==> flow/design.v <==
`timescale 1ns/1ps   
module fp_arithmetic_sequence_generator (
    input wire clk,                   
    input wire rst_n,                 
    input wire activate,              
    input wire [31:0] a1,             
    input wire [31:0] d,              
    input wire [31:0] n,              
    input wire [31:0] saddr,          
    output reg done,                  
    output reg [31:0] mem_addr,       
    output reg [31:0] mem_wdata,      
    output reg mem_write,             
    input wire mem_ready              
);
    localparam IDLE = 3'b000;        
    localparam INIT = 3'b001;        
    localparam LOAD_ADD = 3'b010;    
    localparam WAIT_ADD = 3'b011;    
    localparam MEM_WRITE = 3'b100;   
    localparam WAIT_MEM = 3'b101;    
    localparam UPDATE = 3'b110;      
    localparam FINISH = 3'b111;      
    reg [2:0] state;                 
    reg [31:0] counter;              
    reg [31:0] current_term;         
    reg [31:0] add_a, add_b;        
    reg add_start;                   
    wire [31:0] add_result;          
    wire add_done;                   
    fp_adder fp_add_inst (
        .clk(clk),
        .rst_n(rst_n),
        .a(add_a),
        .b(add_b),
        .start(add_start),
        .result(add_result),
        .done(add_done)
    );
    always @(posedge clk or negedge rst_n) begin
        if (!rst_n) begin
            state <= IDLE;
            counter <= 32'b0;
            current_term <= 32'b0;
            done <= 1'b0;
            add_start <= 1'b0;
            add_a <= 32'b0;
            add_b <= 32'b0;
            mem_addr <= 32'b0;
            mem_wdata <= 32'b0;
            mem_write <= 1'b0;
        end else begin
            add_start <= 1'b0;
            mem_write <= 1'b0;
            case (state)
                IDLE: begin
                    counter <= 32'b0;
                    done <= 1'b0;
                    if (activate) begin
                        state <= INIT;   
                    end
                end
                INIT: begin
                    current_term <= a1;          
                    counter <= 32'b0;            
                    mem_addr <= saddr;           
                    if (n == 32'b0)
                        state <= FINISH;         
                    else
                        state <= MEM_WRITE;      
                end
                LOAD_ADD: begin
                    add_a <= current_term;
                    add_b <= d;
                    add_start <= 1'b1;           
                    state <= WAIT_ADD;
                end
                WAIT_ADD: begin
                    if (add_done) begin
                        state <= MEM_WRITE;      
                    end
                end
                MEM_WRITE: begin
                    mem_wdata <= (counter == 0) ? a1 : add_result;
                    mem_write <= 1'b1;           
                    state <= WAIT_MEM;
                end
                WAIT_MEM: begin
                    if (mem_ready) begin
                        mem_addr <= mem_addr + 4;  
                        counter <= counter + 1'b1;  
                        if ((counter + 32'd1) >= n) begin
                            state <= FINISH;
                        end else if (counter == 0) begin
                            current_term <= a1;
                            state <= LOAD_ADD;   
                        end else begin
                            current_term <= add_result;
                            state <= LOAD_ADD;
                        end
                    end
                end
                FINISH: begin
                    done <= 1'b1;               
                    if (!activate) begin
                        state <= IDLE;          
                    end
                end
                default: state <= IDLE;         
            endcase
        end
    end
endmodule
module fp_adder (
    input wire clk,
    input wire rst_n,
    input wire [31:0] a,         
    input wire [31:0] b,         
    input wire start,            
    output reg [31:0] result,    
    output reg done              
);
    reg [31:0] a_reg, b_reg;    
    reg a_sign, b_sign;          
    reg [7:0] a_exp, b_exp;      
    reg [23:0] a_mant, b_mant;   
    reg [7:0] result_exp;        
    reg result_sign;             
    reg [24:0] result_mant;      
    reg [7:0] exp_diff;          
    localparam IDLE = 3'h0;       
    localparam UNPACK = 3'h1;     
    localparam ALIGN = 3'h2;      
    localparam ADD = 3'h3;        
    localparam NORMALIZE = 3'h4;  
    localparam PACK = 3'h5;       
    reg [2:0] state;
    always @(posedge clk or negedge rst_n) begin
        if (!rst_n) begin
            state <= IDLE;
            result <= 32'b0;
            done <= 1'b0;
        end else begin
            done <= 1'b0;   
            case (state)
                IDLE: begin
                    if (start) begin
                        a_reg <= a;   
                        b_reg <= b;
                        state <= UNPACK;
                    end
                end
                UNPACK: begin
                    a_sign <= a_reg[31];
                    a_exp <= a_reg[30:23];
                    a_mant <= {1'b1, a_reg[22:0]};   
                    b_sign <= b_reg[31];
                    b_exp <= b_reg[30:23];
                    b_mant <= {1'b1, b_reg[22:0]};   
                    state <= ALIGN;
                end
                ALIGN: begin
                    if (a_exp > b_exp) begin
                        exp_diff <= a_exp - b_exp;
                        b_mant <= ((a_exp - b_exp) > 24) ? 24'b0 : (b_mant >> (a_exp - b_exp));
                        result_exp <= a_exp;
                    end else begin
                        exp_diff <= b_exp - a_exp;
                        a_mant <= ((b_exp - a_exp) > 24) ? 24'b0 : (a_mant >> (b_exp - a_exp));
                        result_exp <= b_exp;
                    end
                    state <= ADD;
                end
                ADD: begin
                    if (a_sign == b_sign) begin
                        result_mant <= a_mant + b_mant;
                        result_sign <= a_sign;
                    end else begin
                        if (a_mant >= b_mant) begin
                            result_mant <= a_mant - b_mant;
                            result_sign <= a_sign;
                        end else begin
                            result_mant <= b_mant - a_mant;
                            result_sign <= b_sign;
                        end
                    end
                    state <= NORMALIZE;
                end
                NORMALIZE: begin
                    if (result_mant[24]) begin
                        result_mant <= result_mant >> 1;
                        result_exp <= result_exp + 1;
                        state <= PACK;
                    end else if (result_mant[23:0] != 0) begin
                        if (!result_mant[23]) begin
                            result_mant <= result_mant << 1;
                            result_exp <= result_exp - 1;
                        end else begin
                            state <= PACK;
                        end
                    end else begin
                        result_exp <= 8'b0;
                        state <= PACK;
                    end
                end
                PACK: begin
                    result <= {result_sign, result_exp, result_mant[22:0]};
                    done <= 1'b1;   
                    state <= IDLE;
                end
                default: state <= IDLE;   
            endcase
        end
    end
endmodule
[Tool chain data of fp_arithmetic_sequence_generator]
What the tools print for fp_arithmetic_sequence_generator, step after step.
Lines are those of the file above, counted from 1.
Library cell names are shortened.
A cell with - has no value.
Inputs
  top module: fp_arithmetic_sequence_generator
  clock port: clk
  standard-cell library: sky130hd
  timing corner: tt_025C_1v80

[Word level]
Yosys after proc, flatten, opt, wreduce and memory -nomap, before mapping. Memory bits, and registers merged into a memory's read port (data or address), are not among the register bits. Print and check cells are not counted.
Operators by class
  add/subtract/negate cells: 12
  $mul: 0
  div/mod/pow operators: 0
  order comparisons: 5
  eq/ne operators: 24
  shift-type cells: 2
  muxes and demuxes: 43
  bitwise logic cells: 0
  reductions and logical operators: 26
Operators with widths (count)
  case mux 32 bit (select 2 bit): 3
  2-to-1 mux 32 bit: 5
  2-to-1 mux 24 bit: 5
  2-to-1 mux 25 bit: 4
  case mux 24 bit (select 2 bit): 2
  adder 32 x 1 -> 32 bit (second input constant): 2
  > comparator 32 x 5 -> 1 bit (second input constant): 2
  logical NOT 32 bit: 2
  subtractor 24 x 24 -> 25 bit: 2
  case mux 25 bit (select 2 bit): 1
  right shift 24 x 8 -> 24 bit: 2
  adder 32 x 3 -> 32 bit (second input constant): 1
  >= comparator 32 bit: 1
  2-to-1 mux 8 bit: 4
  2-to-1 mux 3 bit: 9
  adder 24 x 24 -> 25 bit: 1
  >= comparator 24 bit: 1
  nonzero test 24 bit: 1
  case mux 3 bit (select 7 bit): 1
  AND reduction 3 bit: 6
  subtractor 8 x 8 -> 9 bit: 2
  subtractor 8 bit: 2
  case mux 8 bit (select 2 bit): 1
  equality test 3 bit (second input constant): 5
  case mux 3 bit (select 5 bit): 1
  inequality test 2 bit (second input constant): 6
  AND reduction 2 bit: 6
  nonzero test 2 bit: 6
Not listed: further kinds 17, cells in them 28.
Bit counts
  register bits: 398
  latch bits: 0
  RAM bits: 0
  ROM bits: 0
  clocked read ports x word width: 0
  memory cells: 0
  bits of input ports: 132
  output and inout port bits: 66
  elaborated cells: 138

[Depth]
Depth = most cells in a row (Yosys ltp): at word level without a register or memory, in the mapped netlist without a sequential cell, where the memories' decode and read muxes count.
Depth
  depth after elaboration: 5
  ABC_AREA: 0
  depth in mapped cells: 19
  gate-level depth less buffers: 17

[Synthesis result]
Source: synth_stat.txt of the flow (Yosys; design flattened, memories mapped). It holds for the ABC_AREA given above (unset counts as 0); a run with the other value may have another netlist.
Synthesis totals
  mapped cells: 2580
  cell area after synthesis: 25316.8 µm²
  sequential area: 10958.0 µm²
  mapped flip-flops: 405
  buffer cells: 162
Cells by type
  dfrtp_1: count 239, area in all 5.98E+03 µm²
  edfxtp_1: count 164, area in all 4.92E+03 µm²
  ha_1: count 125, area in all 1564 µm²
  mux2i_1: count 115, area in all 1.15E+03 µm²
  mux2_2: count 96, area in all 1.08E+03 µm²
  a21oi_1: count 153, area in all 765.734 µm²
  nor2_1: count 189, area in all 709.43 µm²
  o21ai_0: count 141, area in all 705.677 µm²
  inv_1: count 171, area in all 641.866 µm²
  nand2_1: count 171, area in all 641.866 µm²
  clkbuf_1: count 136, area in all 510.49 µm²
  a221oi_1: count 43, area in all 376.611 µm²
  mux4_2: count 16, area in all 360.346 µm²
  a21o_1: count 45, area in all 337.824 µm²
  nand3_1: count 67, area in all 335.322 µm²
  a22o_1: count 33, area in all 289.027 µm²
  xnor2_1: count 32, area in all 280.269 µm²
  or3_1: count 43, area in all 269.008 µm²
Not listed: further types 65, cells in them 601.
The figures by module come from a second, unflattened synthesis with its own total; it is not the netlist above.
Unflattened totals
  cell total of the unflattened synthesis: 2423
  area total of the unflattened synthesis: 24977.7 µm²
Rows give one instance, submodules left out.
Modules
  fp_adder: instances 1, cells 1438, area 14473.9 µm², seq. area 5901.9 µm²
  fp_arithmetic_sequence_generator: instances 1, cells 985, area 10503.8 µm², seq. area 5056.1 µm²

[Worst setup path after synthesis]
OpenSTA on the mapped netlist: ideal clock, no wires. The path of least setup slack (recovery checks aside). Input and output delay are each 20% of the period. Register names are those of the netlist, which keeps one name where synthesis merged equal registers.
Path after synthesis
  path kind: input -> register
  from: in n[17]
  to: reg current_term[10]
  period: 12000 ps
  input delay: 2400 ps
  setup time: 141 ps
  launch time at the first pin: 2400 ps
  data arrival time: 4489 ps
  required time: 11859 ps
  path slack: 7370 ps
  path delay: 2230 ps
  stages on the path: 12
  buffers on the path: 1
  period reached after synthesis: 4630 ps
"path delay" is the arrival time less input delay plus setup time.
"stages on the path" counts driving pins, that of a launching flip-flop among them; a cell with two outputs on the path counts twice.
"period reached after synthesis" is the clock period less the worst setup slack; recovery checks do not enter. This is arithmetic on one report: input and output delays are still those of the set period (20% each).
The rows between start and end are the longest chain of elaborated cells between them; the timing report does not say that the signal goes this way. Where chains are equally long, one stands for them.
Each line given opens the expression or statement behind the cell; cells for indexed reads and writes are added by Yosys, which also makes memories of some case tables.
A register here has more assigning lines than the two given.
On the way, after synthesis
  cells stage by stage: inv_1 ha_1 a21o_1 a21o_1 a21o_1 a21o_1 a21oi_1 o2111ai_1 o21bai_1 a21boi_1 clkbuf_1 a221oi_1
  length of the longest elaborated chain: 4
  elaborated cells between the ends (all ways): 6
  RTL lines with such cells: 3
  classes of those cells: 1 x compare; 1 x eq/ne; 3 x mux; 1 x reduce/logical
RTL lines, path after synthesis
  from (decl): RTL line 8  | input wire [31:0] n,
  >= comparator 32 bit: RTL line 92  | if ((counter + 32'd1) >= n) begin
  2-to-1 mux 32 bit: RTL line 92
  2-to-1 mux 32 bit: RTL line 89  | if (mem_ready) begin
  case mux 32 bit (select 2 bit): RTL line 55  | case (state)
  to (assign): RTL line 64  | current_term <= a1;
  to (assign): RTL line 95  | current_term <= a1;
  to (decl): RTL line 26  | reg [31:0] current_term;

[Timing after layout]
From the final timing report of run 2: the path of least setup slack in the routed layout; clock arrival at registers is part of the times.
The path's times are printed in steps of 10 ps; the period is the one set.
Path after layout
  path kind: register -> register
  from: reg fp_add_inst.b_mant[1]
  to: reg fp_add_inst.result_mant[16]
  period: 4600 ps
  setup time: 230 ps
  launch time at the first pin: 570 ps
  data arrival time: 4850 ps
  required time: 4980 ps
  path slack: 130 ps
  stages on the path: 13
  buffers on the path: 1
The rows between start and end are the longest chain of elaborated cells between them; the timing report does not say that the signal goes this way. Where chains are equally long, one stands for them.
A register here has more assigning lines than the two given.
On the way, after layout
  cells stage by stage: edfxtp_1 inv_1 ha_1 nor2b_1 o31a_1 o311ai_1 and3_1 o211a_1 clkbuf_1 o21ai_0 a32oi_1 xnor2_1 o21ai_0
  length of the longest elaborated chain: 4
  elaborated cells between the ends (all ways): 7
  RTL lines with such cells: 6
  classes of those cells: 3 x add/sub; 1 x compare; 3 x mux
RTL lines, path after layout
  from (decl): RTL line 126  | reg [23:0] a_mant, b_mant;
  from (assign): RTL line 159  | b_mant <= {1'b1, b_reg[22:0]};
  from (assign): RTL line 165  | b_mant <= ((a_exp - b_exp) > 24) ? 24'b0 : (b_mant >> (a_exp - b_exp));
  subtractor 24 x 24 -> 25 bit: RTL line 183  | result_mant <= b_mant - a_mant;
  2-to-1 mux 25 bit: RTL line 179  | if (a_mant >= b_mant) begin
  2-to-1 mux 25 bit: RTL line 175  | if (a_sign == b_sign) begin
  case mux 25 bit (select 2 bit): RTL line 145  | case (state)
  to (assign): RTL line 176  | result_mant <= a_mant + b_mant;
  to (assign): RTL line 180  | result_mant <= a_mant - b_mant;
  to (decl): RTL line 129  | reg [24:0] result_mant;

Lab notebook: fp_arithmetic_sequence_generator

Module fp_arithmetic_sequence_generator, platform sky130hd: 5 stored runs of the flow (Yosys, OpenROAD) with differing settings, in no particular order. Input and output delays are each 20% of the period that was set; the output load is 0.01 pF.
"achieved clock period" means the clock period less the worst setup slack. The figure is calculated, with input and output delays left at 20% of the set period.
"worst setup path time" is the time allowed to the run's worst setup path (the clock period less input and output delay, where it has them) less its slack. Clock arrival times count: a late capture clock shortens it, a late launch clock lengthens it.
"power": no workload was simulated; the value follows from the tool's default switching activity.
"worst setup path time" is given in steps of 10 ps.
[run 1] settings: CAP_MARGIN=0, CELL_PAD_IN_SITES_DETAIL_PLACEMENT=2, CORE_MARGIN=7, CTS_CLUSTER_DIAMETER=319, GPL_ROUTABILITY_DRIVEN=0, MIN_ROUTING_LAYER=met2, SLEW_MARGIN=30, TNS_END_PERCENT=70, period_ns=12.0, CORE_UTILIZATION=40
[run 1] result: did not finish, routing stopped with GRT-0232
[run 2] settings: CAP_MARGIN=10, CELL_PAD_IN_SITES_DETAIL_PLACEMENT=0, CELL_PAD_IN_SITES_GLOBAL_PLACEMENT=1, CORE_MARGIN=7, CORE_UTILIZATION=28, CTS_CLUSTER_DIAMETER=127, CTS_CLUSTER_SIZE=49, GPL_TIMING_DRIVEN=0, HOLD_SLACK_MARGIN=0.16, MAX_ROUTING_LAYER=met4, SLEW_MARGIN=40, TNS_END_PERCENT=55, period_ns=4.6
[run 2] result: chip area after synthesis (Yosys) 25316.8 µm², die area 99032.9 µm², standard-cell area of the final layout 29782.3 µm², utilization 33.2 %, worst setup slack after layout 128 ps, total negative slack 0 ps, power 7332 µW, achieved clock period 4472 ps, worst setup path time 4470 ps, worst setup path kind register -> register
[run 3] settings: CELL_PAD_IN_SITES_DETAIL_PLACEMENT=2, CELL_PAD_IN_SITES_GLOBAL_PLACEMENT=1, CORE_MARGIN=5, CORE_UTILIZATION=28, CTS_CLUSTER_DIAMETER=127, CTS_CLUSTER_SIZE=49, GPL_TIMING_DRIVEN=0, MAX_ROUTING_LAYER=met5, SLEW_MARGIN=30, period_ns=4.6, CAP_MARGIN=20
[run 3] result: chip area after synthesis (Yosys) 25316.8 µm², die area 96531.4 µm², standard-cell area of the final layout 29861.1 µm², utilization 33.2 %, worst setup slack after layout 45 ps, total negative slack 0 ps, power 7334 µW, achieved clock period 4555 ps, worst setup path time 4560 ps, worst setup path kind register -> register
[run 4] settings: CELL_PAD_IN_SITES_DETAIL_PLACEMENT=2, CELL_PAD_IN_SITES_GLOBAL_PLACEMENT=3, CORE_MARGIN=7, CORE_UTILIZATION=28, CTS_CLUSTER_DIAMETER=127, CTS_CLUSTER_SIZE=49, MAX_ROUTING_LAYER=met5, SLEW_MARGIN=30, period_ns=3.21, CAP_MARGIN=20
[run 4] result: chip area after synthesis (Yosys) 25316.8 µm², die area 99032.9 µm², standard-cell area of the final layout 38106.5 µm², utilization 42.5 %, worst setup slack after layout -658 ps, total negative slack -32659 ps, power 11016 µW, achieved clock period 3868 ps, worst setup path time 3870 ps, worst setup path kind register -> register
[run 5] settings: CAP_MARGIN=10, CELL_PAD_IN_SITES_DETAIL_PLACEMENT=0, CELL_PAD_IN_SITES_GLOBAL_PLACEMENT=2, CORE_MARGIN=4, CORE_UTILIZATION=28, CTS_CLUSTER_DIAMETER=52, CTS_CLUSTER_SIZE=49, GPL_TIMING_DRIVEN=0, HOLD_SLACK_MARGIN=0.16, MAX_ROUTING_LAYER=met4, SLEW_MARGIN=40, TNS_END_PERCENT=55, period_ns=7.91
[run 5] result: chip area after synthesis (Yosys) 25316.8 µm², die area 95292.6 µm², standard-cell area of the final layout 30855.8 µm², utilization 34.3 %, worst setup slack after layout 1670 ps, total negative slack 0 ps, power 5569 µW, achieved clock period 6240 ps, worst setup path time 6240 ps, worst setup path kind register -> register
